==> flow/design.v <==
`timescale 1ns / 1ps
 module PWM(
    input clk,
	 input rst,
	 input  wire   [2:0] ctr,
	 output reg 	pwm_left_out,				 
	 output reg    pwm_right_out,           
	 output reg [3:0] ctr_dir_out       
    );
	 reg  [19:0]  countleft; 
	 reg  [19:0]  countright; 
	 reg [19:0]left;
	 reg [19:0]right;
	 always@(posedge clk)
	 if(rst)
		begin
		left<=20'h0;
		right<=20'h0;
		ctr_dir_out<=4'b0000;
		end
	 else
	 casex(ctr)
		3'b000:                   
			begin
			left<=20'h24a;
			right<=20'h24a;
			ctr_dir_out<=4'b0101;
			end
		3'b110:                      
			begin
			left<=20'h24a;
			right<=20'h75;
			ctr_dir_out<=4'b0101;
			end
		3'b111:                      
			begin
			left<=20'h24a;
			right<=20'h111;
			ctr_dir_out<=4'b0101; 
			end
		3'b101:                      
			begin
			left<=20'h75;
			right<=20'h24a;
			ctr_dir_out<=4'b0101;
			end
		3'b100:                      
			begin
			left<=20'h111;
			right<=20'h24a;
			ctr_dir_out<=4'b0101;
			end
		3'b011:                      
			begin
			left<=20'h298;
			right<=20'h298;
			ctr_dir_out<=4'b1010;
			end
		3'b010:                      
			begin
			left<=20'h298;
			right<=20'h298;
			ctr_dir_out<=4'b0101;
			end
		3'b001:                      
			begin
			left<=20'h187;
			right<=20'h187;
			ctr_dir_out<=4'b0000;
			end
		endcase
	always@(posedge clk)
		if(rst)
			begin
			countleft=20'b0;
			pwm_left_out=0;
			end
		else
		begin
			countleft=countleft+1;
			if(countleft<=left)
				begin
				pwm_left_out=1;
				end
			else begin
			pwm_left_out=0;
			end
			if(countleft>=20'h30d)
			begin
			countleft=0;
			end
		end
	always@(posedge clk)
		if(rst)
			begin
			countright=20'b0;
			pwm_right_out=0;
			end
		else
		begin
			countright=countright+1;
			if(countright<=right)
				begin
				pwm_right_out=1;
				end
			else begin
			pwm_right_out=0;
			end
			if(countright>=20'h30d)
			begin
			countright=0;
			end
		end
endmodule
`timescale 1ns / 1ps
module HongWai(
	 input clk,
	 input rst,
    output reg [2:0]ctr,
	 input wire [1:0]hwsignal,
	 output reg [1:0]leds_hw
    );
	 always@(posedge clk)                  
    begin
	 if(rst)
		leds_hw<=2'b00;
	 else
	 leds_hw<=hwsignal;
	 end
	 always@(posedge clk)
		if(rst)
			ctr<=3'b000;
		else
		casex(hwsignal)
		2'b00:
			begin
			ctr<=3'b000;
			end
		2'b10:
			begin
			ctr<=3'b101;       
			end
		2'b01:
			begin
			ctr<=3'b110;
			end
		2'b11:
			begin
			ctr<=3'b000;
			end
		endcase
endmodule
`timescale 1ns / 1ps
module ChaoShengBo(
	 input clk,
	 input rst,
	 output reg [2:0]ctr,
	 output reg En_o,
	 output reg En_negedge_o,
	 output reg Trig,
	 input wire Echo,
	 input wire [1:0]hwsignal,
	output reg En_tag
    );
	 reg [23:0]count;           
	 reg [23:0]timecount;       
	 reg [23:0]keep_obstacle_time;
	 reg [23:0]keep_no_obstacle_time;     
	 reg En;                     
	 reg [31:0]turnleft_count;      
	 reg [1:0]temp;
	 reg [1:0]Echo_temp;
	 reg En_negedge;
	 reg tag;
	 reg [31:0]tag_count;      
	 reg [31:0]count_total; 
	 reg count_tag;
	 always@(posedge clk)
	 if(rst)
	 begin
	 count=24'b0;
	 Trig=1'b0;
	 end
	 else
	 begin
	 count=count+1;
	 if(count>=24'h1312d)       
		begin
		Trig=1'b1;
		end
	if(count==24'h13136)           
		begin
		Trig=1'b0;
		count=24'b0;
		end
	 end
	 always@(posedge clk)
	 if(rst)
		begin
		timecount=24'b0;
		keep_obstacle_time<=24'b0;
		En=0;
		keep_no_obstacle_time=24'b0;
		turnleft_count=32'b0;
		temp<=2'b0;
		Echo_temp<=2'b0;
		En_negedge=0;
		ctr<=3'b000;
		En_tag=0;
		tag=0;
		tag_count=0;
		count_total=0;
		count_tag=0;
		En_o<=0;
		En_negedge_o<=0;
		end
	 else
	 begin
	 keep_obstacle_time<=timecount;
	 if(Echo)
		begin
		timecount=timecount+1;
		end
	  Echo_temp[0]<=Echo;
	  Echo_temp[1]<=Echo_temp[0]; 
	  if((Echo_temp==2'b10)&&(keep_obstacle_time>=24'h1e84))
	  begin
	  timecount=24'b0;
	  En=0;
	  end
	  if((keep_obstacle_time<=24'h6b7)&&(keep_obstacle_time>=24'h4e)&&(Echo_temp==2'b10))
		begin
		timecount=24'b0;
		En=1;
		ctr<=3'b111;
		end
	 temp[0]<=En;
	 temp[1]<=temp[0];
	 if(temp==2'b10)
	 begin
	 En_negedge=1;
	 tag=1;
	 count_tag=1;
	 end
	 if(count_tag==1)
	 begin
	 count_total=count_total+1;
	 end
	 if(En_negedge&(turnleft_count<=32'h1443fd)&(turnleft_count>32'h8583b))
	 begin
	 turnleft_count=turnleft_count+1;
	  ctr<=3'b100;
	 end
	 if(En_negedge&(turnleft_count<=32'h8583b))
	 begin
	 turnleft_count=turnleft_count+1;
	  ctr<=3'b000;
	 end
	  if(En_negedge&(turnleft_count<=32'h1a39de)&(turnleft_count>32'h1443fd))
	 begin
	 turnleft_count=turnleft_count+1;
	  ctr<=3'b111;
	 end
	 if(turnleft_count>=32'h1a39de)
	 begin
	 En_negedge=0;
	 turnleft_count=32'b0;
	 end
	 if(tag==1&((hwsignal==2'b10)|(hwsignal==2'b00)))
	 begin
	 En_tag=1;
	 tag_count=tag_count+1;
	 ctr<=3'b110;
	 end
	 if(tag_count>=32'h5f5e1)
	 begin
	 En_tag=0;
	 tag_count=0;
	 tag=0;
	 count_total=0;
	 count_tag=0;
	 end
	 if(count_total>=32'h5f5e10)
	 begin
	 En_tag=0;
	 tag_count=0;
	 tag=0;
	 count_total=0;
	 count_tag=0;
	 end
	 En_o<=En;
	 En_negedge_o<=En_negedge;
	 end
endmodule
`timescale 1ns / 1ps
module Bluetooth(
    input clk,
	 input rst,
	 input Rx,
	 output Tx,
	 output reg [7:0] seg_data,
	 output [7:0] seg_slect,
	 output reg bl_En,
	 output reg [2:0] bl_ctr
    );
	 reg EnRead;
	 reg [19:0]fp;
	 reg [16:0]seg_fp;
	 reg seg_fp_clk;
	 reg [7:0]data;
	 reg [7:0]seg_data_r;
	 reg bl_En_r;
	 reg [2:0]bl_ctr_r;
	 assign seg_slect=8'hfe;
	 assign Tx=1'b0;
	 always@(posedge clk)
	 if(rst)
	 begin
	 EnRead=0;
	 fp=20'h0;
	 data=8'hfe;
	 seg_fp=17'h0;
	 seg_fp_clk=0;
	 seg_data_r=8'h0;
	 bl_En_r=0;
	 bl_ctr_r=3'b001;
	 seg_data<=8'h0;
	 bl_En<=0;
	 bl_ctr<=3'b001;
	 end
	 else
	 begin
		if(Rx==0)
			begin
				EnRead=1;
			end
		if(EnRead)
			begin
				fp=fp+1;
			end
		case(fp)
		20'h7a:
			begin
				data[0]=Rx;
			end
		20'hcb:
			begin
				data[1]=Rx;
			end
		20'h11d:
			begin
				data[2]=Rx;
			end
		20'h16e:
			begin
				data[3]=Rx;
			end
		20'h1c0:
			begin
				data[4]=Rx;
			end
		20'h211:
			begin
				data[5]=Rx;
			end	
		20'h262:
			begin
				data[6]=Rx;
			end
		20'h2b4:
			begin
				data[7]=Rx;
			end
		20'h305:               
			begin
				EnRead=0;
				fp=20'h0;
			end
		endcase
	 seg_fp=seg_fp+1;
	 if(seg_fp==17'h1fff)
		begin
		seg_fp_clk=0;
		end
		if(seg_fp==17'h3d09)
		begin
		if(seg_fp_clk==0)
		case(data)
	  8'h0:
		begin
		seg_data_r=8'b11000000;
		bl_ctr_r=3'b010;                  
		end
	  8'h1:
		begin
		seg_data_r=8'b11111001;
		bl_ctr_r=3'b111;                  
		end
	  8'h2:
		begin
		seg_data_r=8'b10100100;
		bl_ctr_r=3'b011;                  
		end
	  8'h3:
		begin
		seg_data_r=8'b10110000;
		bl_ctr_r=3'b100;                  
		end
	  8'h4:
		begin
		seg_data_r=8'b10011001;
		bl_ctr_r=3'b001;                 
		end
	  8'h5:
		begin
		seg_data_r=8'b10010010;
		bl_En_r=1;                       
		end
	  8'h6:
		begin
		seg_data_r=8'b10000010;
		bl_En_r=0;                        
		end
	  8'h7:
		begin
		seg_data_r=8'b00000111;
		end
	  8'h8:
		begin
		seg_data_r=8'b01111111;
		end
	  8'h9:
		begin
		seg_data_r=8'b01101111;
		end
	 8'hff:
		begin
		seg_data_r=8'b01110110;
		end
	 8'hfe:
		begin
		seg_data_r=8'b10001100;
		end
	  endcase
		seg_fp_clk=1;
		end
	 seg_data<=seg_data_r;
	 bl_En<=bl_En_r;
	 bl_ctr<=bl_ctr_r;
	 end
endmodule
`timescale 1ns / 1ps
module Top(
	input  clk,
	input  rst,
	output pwm_left_out,
	output pwm_right_out,
	output [3:0] ctr_dir_out,
	output [2:0] led,
	input  [1:0]hwsignal,
	output [1:0]leds_hw,
	output wire [2:0] led_pwm_ctr,
	output Trig,
	input Echo,
	output En_tag,
	output csb_En_negedge,
	input Rx,
	output Tx,
	output [7:0] data,
	output [7:0] seg_slect
    );
	wire [2:0]hw_ctr;
	wire [2:0]ctr;
	wire [2:0]bl_ctr;
	wire csb_En;                    
	wire bl_En;
	wire [2:0]csb_ctr;
	wire [2:0]middctr;
	PWM pwm(.clk(clk),
				.rst(rst),
				.ctr(ctr),
				.pwm_left_out(pwm_left_out),
				.pwm_right_out(pwm_right_out),
				.ctr_dir_out(ctr_dir_out));
	HongWai hw(.clk(clk),
					.rst(rst),
					.ctr(hw_ctr),
					.hwsignal(hwsignal),
					.leds_hw(leds_hw));
	ChaoShengBo csb(.clk(clk),
					.rst(rst),
					.ctr(csb_ctr),
					.En_o(csb_En),
					.En_negedge_o(csb_En_negedge),
					.Trig(Trig),
					.Echo(Echo),
					.hwsignal(hwsignal),
					.En_tag(En_tag)
					);
	Bluetooth bt(.clk(clk),
					.rst(rst),
					.Rx(Rx),
					.Tx(Tx),
					.seg_data(data),
					.seg_slect(seg_slect),
					.bl_ctr(bl_ctr),
					.bl_En(bl_En));
		assign middctr=(csb_En|csb_En_negedge)?csb_ctr:hw_ctr;
		assign ctr=bl_En?bl_ctr:middctr;
		assign led_pwm_ctr=csb_ctr;
		assign led=ctr;
endmodule
; ---- Step by step through the tools: Top
; Tool output for the design above before and after an edit, in the order of the flow.
; Lines under "before" count in the file above, lines under "after" in the edited file.
; "delta": "after" minus "before" as printed here. "change_rel_pct": 100 x difference / "before".
; Operators carry their Yosys type and port widths (W data, S select, Z words).
; Cell names lack the library's common part.
; A cell with n/a has no value.
[setup]
top_module = Top
clk_port = clk
cell_library = sky130hd
pvt_corner = tt_025C_1v80

; ---- Edit of the RTL
; The edit as a unified diff against the file above.
; The edited RTL no longer does the same as the RTL above: the edit was made by script, with no optimisation intended.
; begin of diff
@@ -254,5 +254,5 @@
 	 if(En_negedge&(turnleft_count<=32'h8583b))
 	 begin
-	 turnleft_count=turnleft_count+1;
+	 turnleft_count=turnleft_count^1;
 	  ctr<=3'b000;
 	 end
; end of diff

; ---- Elaborated design
; Source: Yosys, flattened and elaborated, memories not mapped. Widths are those after wreduce. Registers that Yosys merges into a memory's read port (data or address) are not register bits. Print and check cells do not count.
; Yosys's memory passes give these memory sizes; they may raise the number of words (mostly to a power of two), join words into wider ones and drop unused or constant bits.
[bits]
columns = element, before, after, delta, change_rel_pct
row1 = ff_bits, 327, 327, 0, 0.00
row2 = memories, 1, 1, 0, 0.00
row3 = mem_bits_ro, 192, 192, 0, 0.00
row4 = ram_bits, 0, 0, 0, n/a
row5 = latch_bits, 0, 0, 0, n/a
row6 = input_bits, 6, 6, 0, 0.00
row7 = elab_cells, 178, 178, 0, 0.00
row8 = out_inout_bits, 34, 34, 0, 0.00
row9 = clocked_rd_ports_x_width, 24, 24, 0, 0.00
[classes]
columns = element, before, after, delta, change_rel_pct
row1 = shifts, 0, 0, 0, n/a
row2 = eq_ne, 28, 28, 0, 0.00
row3 = multipliers, 0, 0, 0, n/a
row4 = n_reduce_logical, 23, 23, 0, 0.00
row5 = muxes, 56, 56, 0, 0.00
row6 = compare, 16, 16, 0, 0.00
row7 = div_mod_pow, 0, 0, 0, n/a
row8 = logic, 9, 10, 1, 11.11
row9 = n_addsub, 11, 10, -1, -9.09
[mem_list]
columns = element, before, after
row1 = memory_list, 8 x 24 bit 1R0W, 8 x 24 bit 1R0W
[ops]
columns = op, before, after, delta, change_rel_pct
row1 = $mux W1, 32, 33, 1, 3.12
row2 = $mux W32, 11, 10, -1, -9.09
row3 = $add A32 B1 Y32 const B, 5, 4, -1, -20.00
row4 = $not A1 Y1, 1, 2, 1, 100.00
row5 = $reduce_or A2 Y1, 8, 8, 0, 0.00
row6 = $mux W3, 7, 7, 0, 0.00
row7 = $and A1 B1 Y1, 6, 6, 0, 0.00
row8 = $eq A2 B2 Y1 const B, 4, 4, 0, 0.00
row9 = $eq A20 B10 Y1 const B, 4, 4, 0, 0.00
row10 = $eq A8 B3 Y1 const B, 4, 4, 0, 0.00
row11 = $add A20 B1 Y20 const B, 3, 3, 0, 0.00
row12 = $eq A20 B9 Y1 const B, 3, 3, 0, 0.00
row13 = $logic_and A1 B1 Y1, 3, 3, 0, 0.00
row14 = $reduce_and A3 Y1, 3, 3, 0, 0.00
row15 = $add A24 B1 Y24 const B, 2, 2, 0, 0.00
row16 = $eq A8 B2 Y1 const B, 2, 2, 0, 0.00
row17 = $eq A8 B4 Y1 const B, 2, 2, 0, 0.00
row18 = $eq A8 B8 Y1 const B, 2, 2, 0, 0.00
row19 = $ge A20 B10 Y1 const B, 2, 2, 0, 0.00
row20 = $le A20 B20 Y1, 2, 2, 0, 0.00
row21 = $le A32 B21 Y1 const B, 2, 2, 0, 0.00
row22 = $mux W20, 2, 2, 0, 0.00
row23 = $or A1 B1 Y1, 2, 2, 0, 0.00
row24 = $reduce_bool A5 Y1, 2, 2, 0, 0.00
row25 = $reduce_or A3 Y1, 2, 2, 0, 0.00
row26 = $add A17 B1 Y17 const B, 1, 1, 0, 0.00
row27 = $eq A17 B13 Y1 const B, 1, 1, 0, 0.00
row28 = $eq A17 B14 Y1 const B, 1, 1, 0, 0.00
; Not every row of either side is listed.

; ---- Longest topological paths
; Longest topological path by Yosys (ltp), each cell counted once; first at word level (registers and memories cut), then after technology mapping (sequential cells cut; the memories' decode and read muxes count).
[depth]
columns = element, before, after, delta, change_rel_pct
row1 = ltp_word, 18, 18, 0, 0.00
row2 = ABC_AREA, 0, 0, n/a, n/a
row3 = ltp_mapped, 30, 27, -3, -10.00
row4 = ltp_nobuf, 26, 21, -5, -19.23

; ---- After synthesis
; The flow's flattened synthesis, as Yosys stat reports it; memories are mapped. The netlist is that of the ABC_AREA named above (0 if unset); the other value can give another one.
[mapped]
columns = element, before, after, delta, change_rel_pct
row1 = n_buf, 89, 84, -5, -5.62
row2 = stdcells, 2009, 1944, -65, -3.24
row3 = ffs, 304, 304, 0, 0.00
row4 = seq_area_um2, 6085.8, 6085.8, 0.0, 0.00
row5 = mapped_area_um2, 16274.4, 16114.2, -160.2, -0.98
[types]
columns = cell_type, before, after, delta, change_rel_pct
row1 = nor2_1, 280, 254, -26, -9.29
row2 = xnor2_1, 106, 88, -18, -16.98
row3 = o21ai_0, 66, 48, -18, -27.27
row4 = nand4_1, 47, 65, 18, 38.30
row5 = nor3_1, 85, 68, -17, -20.00
row6 = nand3_1, 104, 118, 14, 13.46
row7 = clkbuf_1, 66, 52, -14, -21.21
row8 = nand2_1, 168, 155, -13, -7.74
row9 = inv_1, 65, 77, 12, 18.46
row10 = nor4_1, 35, 24, -11, -31.43
row11 = a21oi_1, 85, 76, -9, -10.59
row12 = a31oi_1, 28, 19, -9, -32.14
row13 = a211oi_2, 3, 11, 8, 266.67
row14 = or4_1, 16, 9, -7, -43.75
row15 = and2_1, 26, 20, -6, -23.08
row16 = mux2i_1, 25, 19, -6, -24.00
row17 = nand2b_1, 13, 19, 6, 46.15
row18 = a21o_1, 10, 4, -6, -60.00
; Not every row of either side is listed.
; The figures by module come from a second, unflattened synthesis with its own total; it is not the netlist above.
[hier_totals]
columns = element, before, after, delta, change_rel_pct
row1 = cells_unflattened, 2116, 1959, -157, -7.42
row2 = hier_area_um2, 17369.2, 16309.4, -1059.8, -6.10
; Each row is one instance without its submodules.
[modules_before]
columns = mod, area_um2, instances, cells, seq_area_um2
row1 = ChaoShengBo, 10593.9, 1, 1324, 3583.4
row2 = Bluetooth, 3402.0, 1, 411, 1181.1
row3 = PWM, 3123.0, 1, 354, 1221.2
row4 = HongWai, 167.7, 1, 14, 100.1
row5 = Top, 82.6, 1, 13, 0.0
[modules_after]
columns = mod, area_um2, instances, cells, seq_area_um2
row1 = ChaoShengBo, 9534.1, 1, 1167, 3583.4
row2 = Bluetooth, 3402.0, 1, 411, 1181.1
row3 = PWM, 3123.0, 1, 354, 1221.2
row4 = HongWai, 167.7, 1, 14, 100.1
row5 = Top, 82.6, 1, 13, 0.0

; ---- Worst setup path after synthesis
; OpenSTA on the mapped netlist: ideal clock, no wires. The path of least setup slack (recovery checks aside). Input and output delay are each 20% of the period. Register names are those of the netlist, which keeps one name where synthesis merged equal registers.
[synth_path]
columns = element, before, after, delta, change_rel_pct
row1 = kind, reg-to-reg, input-to-reg, n/a, n/a
row2 = from, reg csb.turnleft_count[0], in Rx, n/a, n/a
row3 = to, reg csb.turnleft_count[20], reg bt.seg_data[2], n/a, n/a
row4 = period_ps, 10000, 10000, 0, 0.00
row5 = path_stages, 29, 17, -12, -41.38
row6 = path_slack_ps, 2568, 4080, 1512, n/a
row7 = path_delay_ps, 7432, 3921, -3511, -47.24
row8 = t_first_pin_ps, 0, 2000, 2000, n/a
row9 = arrival_ps, 7297, 5789, -1508, -20.67
row10 = required_time_ps, 9865, 9868, 3, 0.03
row11 = setup_ps, 135, 132, -3, n/a
row12 = synth_period_reached_ps, 7432, 5920, -1512, -20.34
; "path_delay_ps" is the arrival time less input delay plus setup time.
; "path_stages": output pins that drive a net of the path, with the launching flip-flop's if there is one; two outputs of one cell count as two.
; "synth_period_reached_ps" = period - worst setup slack (recovery checks aside). The figure is calculated, with input and output delays left at 20% of the set period.
; The rows between start and end are the longest chain of elaborated cells between them; the timing report does not say that the signal goes this way. Where chains are equally long, one stands for them.
; A line is the first line of the expression or statement that the cell stems from. Yosys adds cells for indexed reads and writes and turns some case tables into memories.
; A register here has more assigning lines than the two given.
[synth_via_before]
cell_sequence = dfxtp_1 -> inv_1 -> ha_1 -> or4bb_1 -> or4_4 -> a211oi_2 -> nor3_2 -> buf_2 -> xnor2_1 -> ha_1 -> clkbuf_1 -> nand3_1 -> nor3_1 -> a21oi_1 -> nor4b_1 -> a41oi_4 -> a2111oi_1 -> xnor2_1 -> nand3_1 -> or4_1 -> o41a_1 -> and2_1 -> buf_6 -> nor4b_2 -> xor2_1 -> nand4_1 -> a311oi_4 -> buf_6 -> nor3_1
elab_chain_cells = 16
cone_cells = 21
lines_between = 8
classes_between = 3 x add/sub; 6 x compare; 6 x mux; 5 x logic; 1 x reduce/logical
[synth_lines_before]
columns = element, line_no
row1 = from (decl), 170  ; reg [31:0]turnleft_count;
row2 = from (assign), 251  ; turnleft_count=turnleft_count+1;
row3 = from (assign), 256  ; turnleft_count=turnleft_count+1;
row4 = $le A32 B21 Y1, 249  ; if(En_negedge&(turnleft_count<=32'h1443fd)&(turnleft_count>32'h8583b))
row5 = $and A1 B1 Y1 x2, 249
row6 = $mux W32, 249
row7 = $mux W32, 198  ; if(rst)
row8 = $le A32 B20 Y1, 254  ; if(En_negedge&(turnleft_count<=32'h8583b))
row9 = $and A1 B1 Y1, 254
row10 = $mux W32, 254
row11 = $mux W32, 198
row12 = $le A32 B21 Y1, 259  ; if(En_negedge&(turnleft_count<=32'h1a39de)&(turnleft_count>32'h1443fd))
row13 = $and A1 B1 Y1 x2, 259
row14 = $mux W32, 259
row15 = $mux W32, 198
row16 = $ge A32 B21 Y1, 264  ; if(turnleft_count>=32'h1a39de)
row17 = $reduce_or A2 Y1, n/a
row18 = to (assign), 256
row19 = to (assign), 261  ; turnleft_count=turnleft_count+1;
row20 = to (decl), 170
[synth_via_after]
cell_sequence = clkbuf_1 -> nand2b_1 -> clkbuf_1 -> nand4_1 -> nor3b_1 -> and3_1 -> o21ai_0 -> nor4_1 -> nand3_1 -> mux2i_1 -> or2_2 -> or3_1 -> nand2_1 -> nand2_1 -> clkbuf_1 -> a2111oi_0 -> nor3_1
elab_chain_cells = 10
cone_cells = 43
lines_between = 5
classes_between = 19 x eq/ne; 21 x mux; 3 x reduce/logical
[synth_lines_after]
columns = element, line_no
row1 = from (decl), 467  ; input Rx,
row2 = $mux W1, 333  ; if(Rx==0)
row3 = $mux W1, 317  ; if(rst)
row4 = $mux W20, 337  ; if(EnRead)
row5 = $mux W20, 317
row6 = $eq A20 B7 Y1, 341  ; case(fp)
row7 = $mux W1, 341
row8 = $mux W1, 317
row9 = $eq A8 B3 Y1, 388  ; case(data)
row10 = $reduce_bool A12 Y1, n/a
row11 = $reduce_and A3 Y1, n/a
row12 = to (assign), 327  ; seg_data<=8'h0;
row13 = to (assign), 447  ; seg_data<=seg_data_r;
row14 = to (decl), 301  ; output reg [7:0] seg_data,

; ---- Path in the finished layout
; Path of least setup slack in the final report of each run of pair A (OpenROAD, finished layout, wires in). Where an end is a register, its clock arrival counts in the times.
; The report prints the path's times to 10 ps; the period is as set.
[layout_path]
columns = element, before, after, delta, change_rel_pct
row1 = kind, reg-to-reg, reg-to-reg, n/a, n/a
row2 = from, reg csb.turnleft_count[29], reg csb.turnleft_count[23], n/a, n/a
row3 = to, reg csb.turnleft_count[5], reg csb.turnleft_count[19], n/a, n/a
row4 = arrival_ps, 9140, 8110, -1030, -11.27
row5 = setup_ps, 160, 160, 0, n/a
row6 = period_ps, 10000, 10000, 0, 0.00
row7 = t_first_pin_ps, 540, 550, 10, 1.85
row8 = path_stages, 23, 20, -3, -13.04
row9 = required_time_ps, 10380, 10390, 10, 0.10
row10 = path_slack_ps, 1230, 2280, 1050, n/a
; The rows between start and end are the longest chain of elaborated cells between them; the timing report does not say that the signal goes this way. Where chains are equally long, one stands for them.
; A register here has more assigning lines than the two given.
[layout_via_before]
cell_sequence = dfxtp_1 -> nor4_1 -> nand3b_1 -> or3_1 -> a211o_1 -> nor2_1 -> o21ai_0 -> ha_1 -> inv_1 -> a22oi_1 -> a2111o_1 -> a2111o_1 -> a2111oi_1 -> xnor2_1 -> nand3_1 -> or4_1 -> o41a_1 -> and2_1 -> nor4b_2 -> xor2_1 -> nand4_1 -> a311oi_4 -> nor3_1
elab_chain_cells = 16
cone_cells = 21
lines_between = 8
classes_between = 3 x add/sub; 6 x compare; 6 x mux; 5 x logic; 1 x reduce/logical
[layout_lines_before]
columns = element, line_no
row1 = from (decl), 170  ; reg [31:0]turnleft_count;
row2 = from (assign), 251  ; turnleft_count=turnleft_count+1;
row3 = from (assign), 256  ; turnleft_count=turnleft_count+1;
row4 = $le A32 B21 Y1, 249  ; if(En_negedge&(turnleft_count<=32'h1443fd)&(turnleft_count>32'h8583b))
row5 = $and A1 B1 Y1 x2, 249
row6 = $mux W32, 249
row7 = $mux W32, 198  ; if(rst)
row8 = $le A32 B20 Y1, 254  ; if(En_negedge&(turnleft_count<=32'h8583b))
row9 = $and A1 B1 Y1, 254
row10 = $mux W32, 254
row11 = $mux W32, 198
row12 = $le A32 B21 Y1, 259  ; if(En_negedge&(turnleft_count<=32'h1a39de)&(turnleft_count>32'h1443fd))
row13 = $and A1 B1 Y1 x2, 259
row14 = $mux W32, 259
row15 = $mux W32, 198
row16 = $ge A32 B21 Y1, 264  ; if(turnleft_count>=32'h1a39de)
row17 = $reduce_or A2 Y1, n/a
row18 = to (assign), 256
row19 = to (assign), 261  ; turnleft_count=turnleft_count+1;
row20 = to (decl), 170
[layout_via_after]
cell_sequence = dfxtp_1 -> nor3_1 -> nand3_1 -> nor2_1 -> o211ai_2 -> o31a_1 -> nor4_2 -> o2111ai_2 -> a211o_1 -> or3_4 -> clkinv_4 -> ha_1 -> inv_1 -> a211oi_1 -> nand3_1 -> nor3_1 -> a21oi_1 -> o21ai_0 -> a32o_1 -> a221oi_1
elab_chain_cells = 16
cone_cells = 21
lines_between = 7
classes_between = 2 x add/sub; 6 x compare; 6 x mux; 6 x logic; 1 x reduce/logical
[layout_lines_after]
columns = element, line_no
row1 = from (decl), 170  ; reg [31:0]turnleft_count;
row2 = from (assign), 251  ; turnleft_count=turnleft_count+1;
row3 = from (assign), 256  ; turnleft_count=turnleft_count^1;
row4 = $le A32 B21 Y1, 249  ; if(En_negedge&(turnleft_count<=32'h1443fd)&(turnleft_count>32'h8583b))
row5 = $and A1 B1 Y1 x2, 249
row6 = $mux W32, 249
row7 = $mux W32, 198  ; if(rst)
row8 = $le A32 B20 Y1, 254  ; if(En_negedge&(turnleft_count<=32'h8583b))
row9 = $and A1 B1 Y1, 254
row10 = $mux W1, 254
row11 = $mux W32, 198
row12 = $le A32 B21 Y1, 259  ; if(En_negedge&(turnleft_count<=32'h1a39de)&(turnleft_count>32'h1443fd))
row13 = $and A1 B1 Y1 x2, 259
row14 = $mux W32, 259
row15 = $mux W32, 198
row16 = $ge A32 B21 Y1, 264  ; if(turnleft_count>=32'h1a39de)
row17 = $reduce_or A2 Y1, n/a
row18 = to (assign), 256
row19 = to (assign), 261  ; turnleft_count=turnleft_count+1;
row20 = to (decl), 170

; ---- Layout results
; Both versions went through the flow (Yosys, OpenROAD) with the same settings in each pair. Constraints: input delay and output delay 20% of the set period each, output load 0.01 pF.
[settings_pair_A]
CORE_UTILIZATION = 40
PLACE_DENSITY = 0.6
period_ns = 10.0
CAP_MARGIN = 20
CORE_MARGIN = 2
SLEW_MARGIN = 20
[results_pair_A]
columns = element, before, after, delta, change_rel_pct
row1 = setup_worst_slack_ps, 1235, 2280, 1045, n/a
row2 = design.die.area_um2, 42314.5, 41906.2, -408.3, -0.96
row3 = post_synth_area_um2, 16274.4, 16114.2, -160.2, -0.98
row4 = power_total_uw, 2678, 2637, -41, -1.53
row5 = period_reached_ps, 8765, 7720, -1045, -11.92
row6 = setup_tns_ps, 0, 0, 0, n/a
row7 = post_route_util_pct, 46.0, 45.8, -0.2, n/a
[settings_pair_B]
CORE_ASPECT_RATIO = 0.99
CORE_UTILIZATION = 31
CTS_CLUSTER_DIAMETER = 140
GPL_TIMING_DRIVEN = 0
MAX_ROUTING_LAYER = met5
PLACE_DENSITY_LB_ADDON = 0.2
period_ns = 12.4
CAP_MARGIN = 20
CORE_MARGIN = 2
SLEW_MARGIN = 20
[results_pair_B]
columns = element, before, after, delta, change_rel_pct
row1 = setup_worst_slack_ps, 3010, 4869, 1859, n/a
row2 = design.die.area_um2, 54347.1, 53820.4, -526.7, -0.97
row3 = post_synth_area_um2, 16274.4, 16114.2, -160.2, -0.98
row4 = power_total_uw, 2230, 2148, -82, -3.68
row5 = period_reached_ps, 9390, 7531, -1859, -19.80
row6 = setup_tns_ps, 0, 0, 0, n/a
row7 = post_route_util_pct, 36.6, 36.2, -0.4, n/a
; By "period_reached_ps" is meant the clock period of the run minus its worst setup slack. This is arithmetic on one report: input and output delays are still those of the set period (20% each).
; "power_total_uw" is the tool's figure for a default switching activity; nothing was simulated.
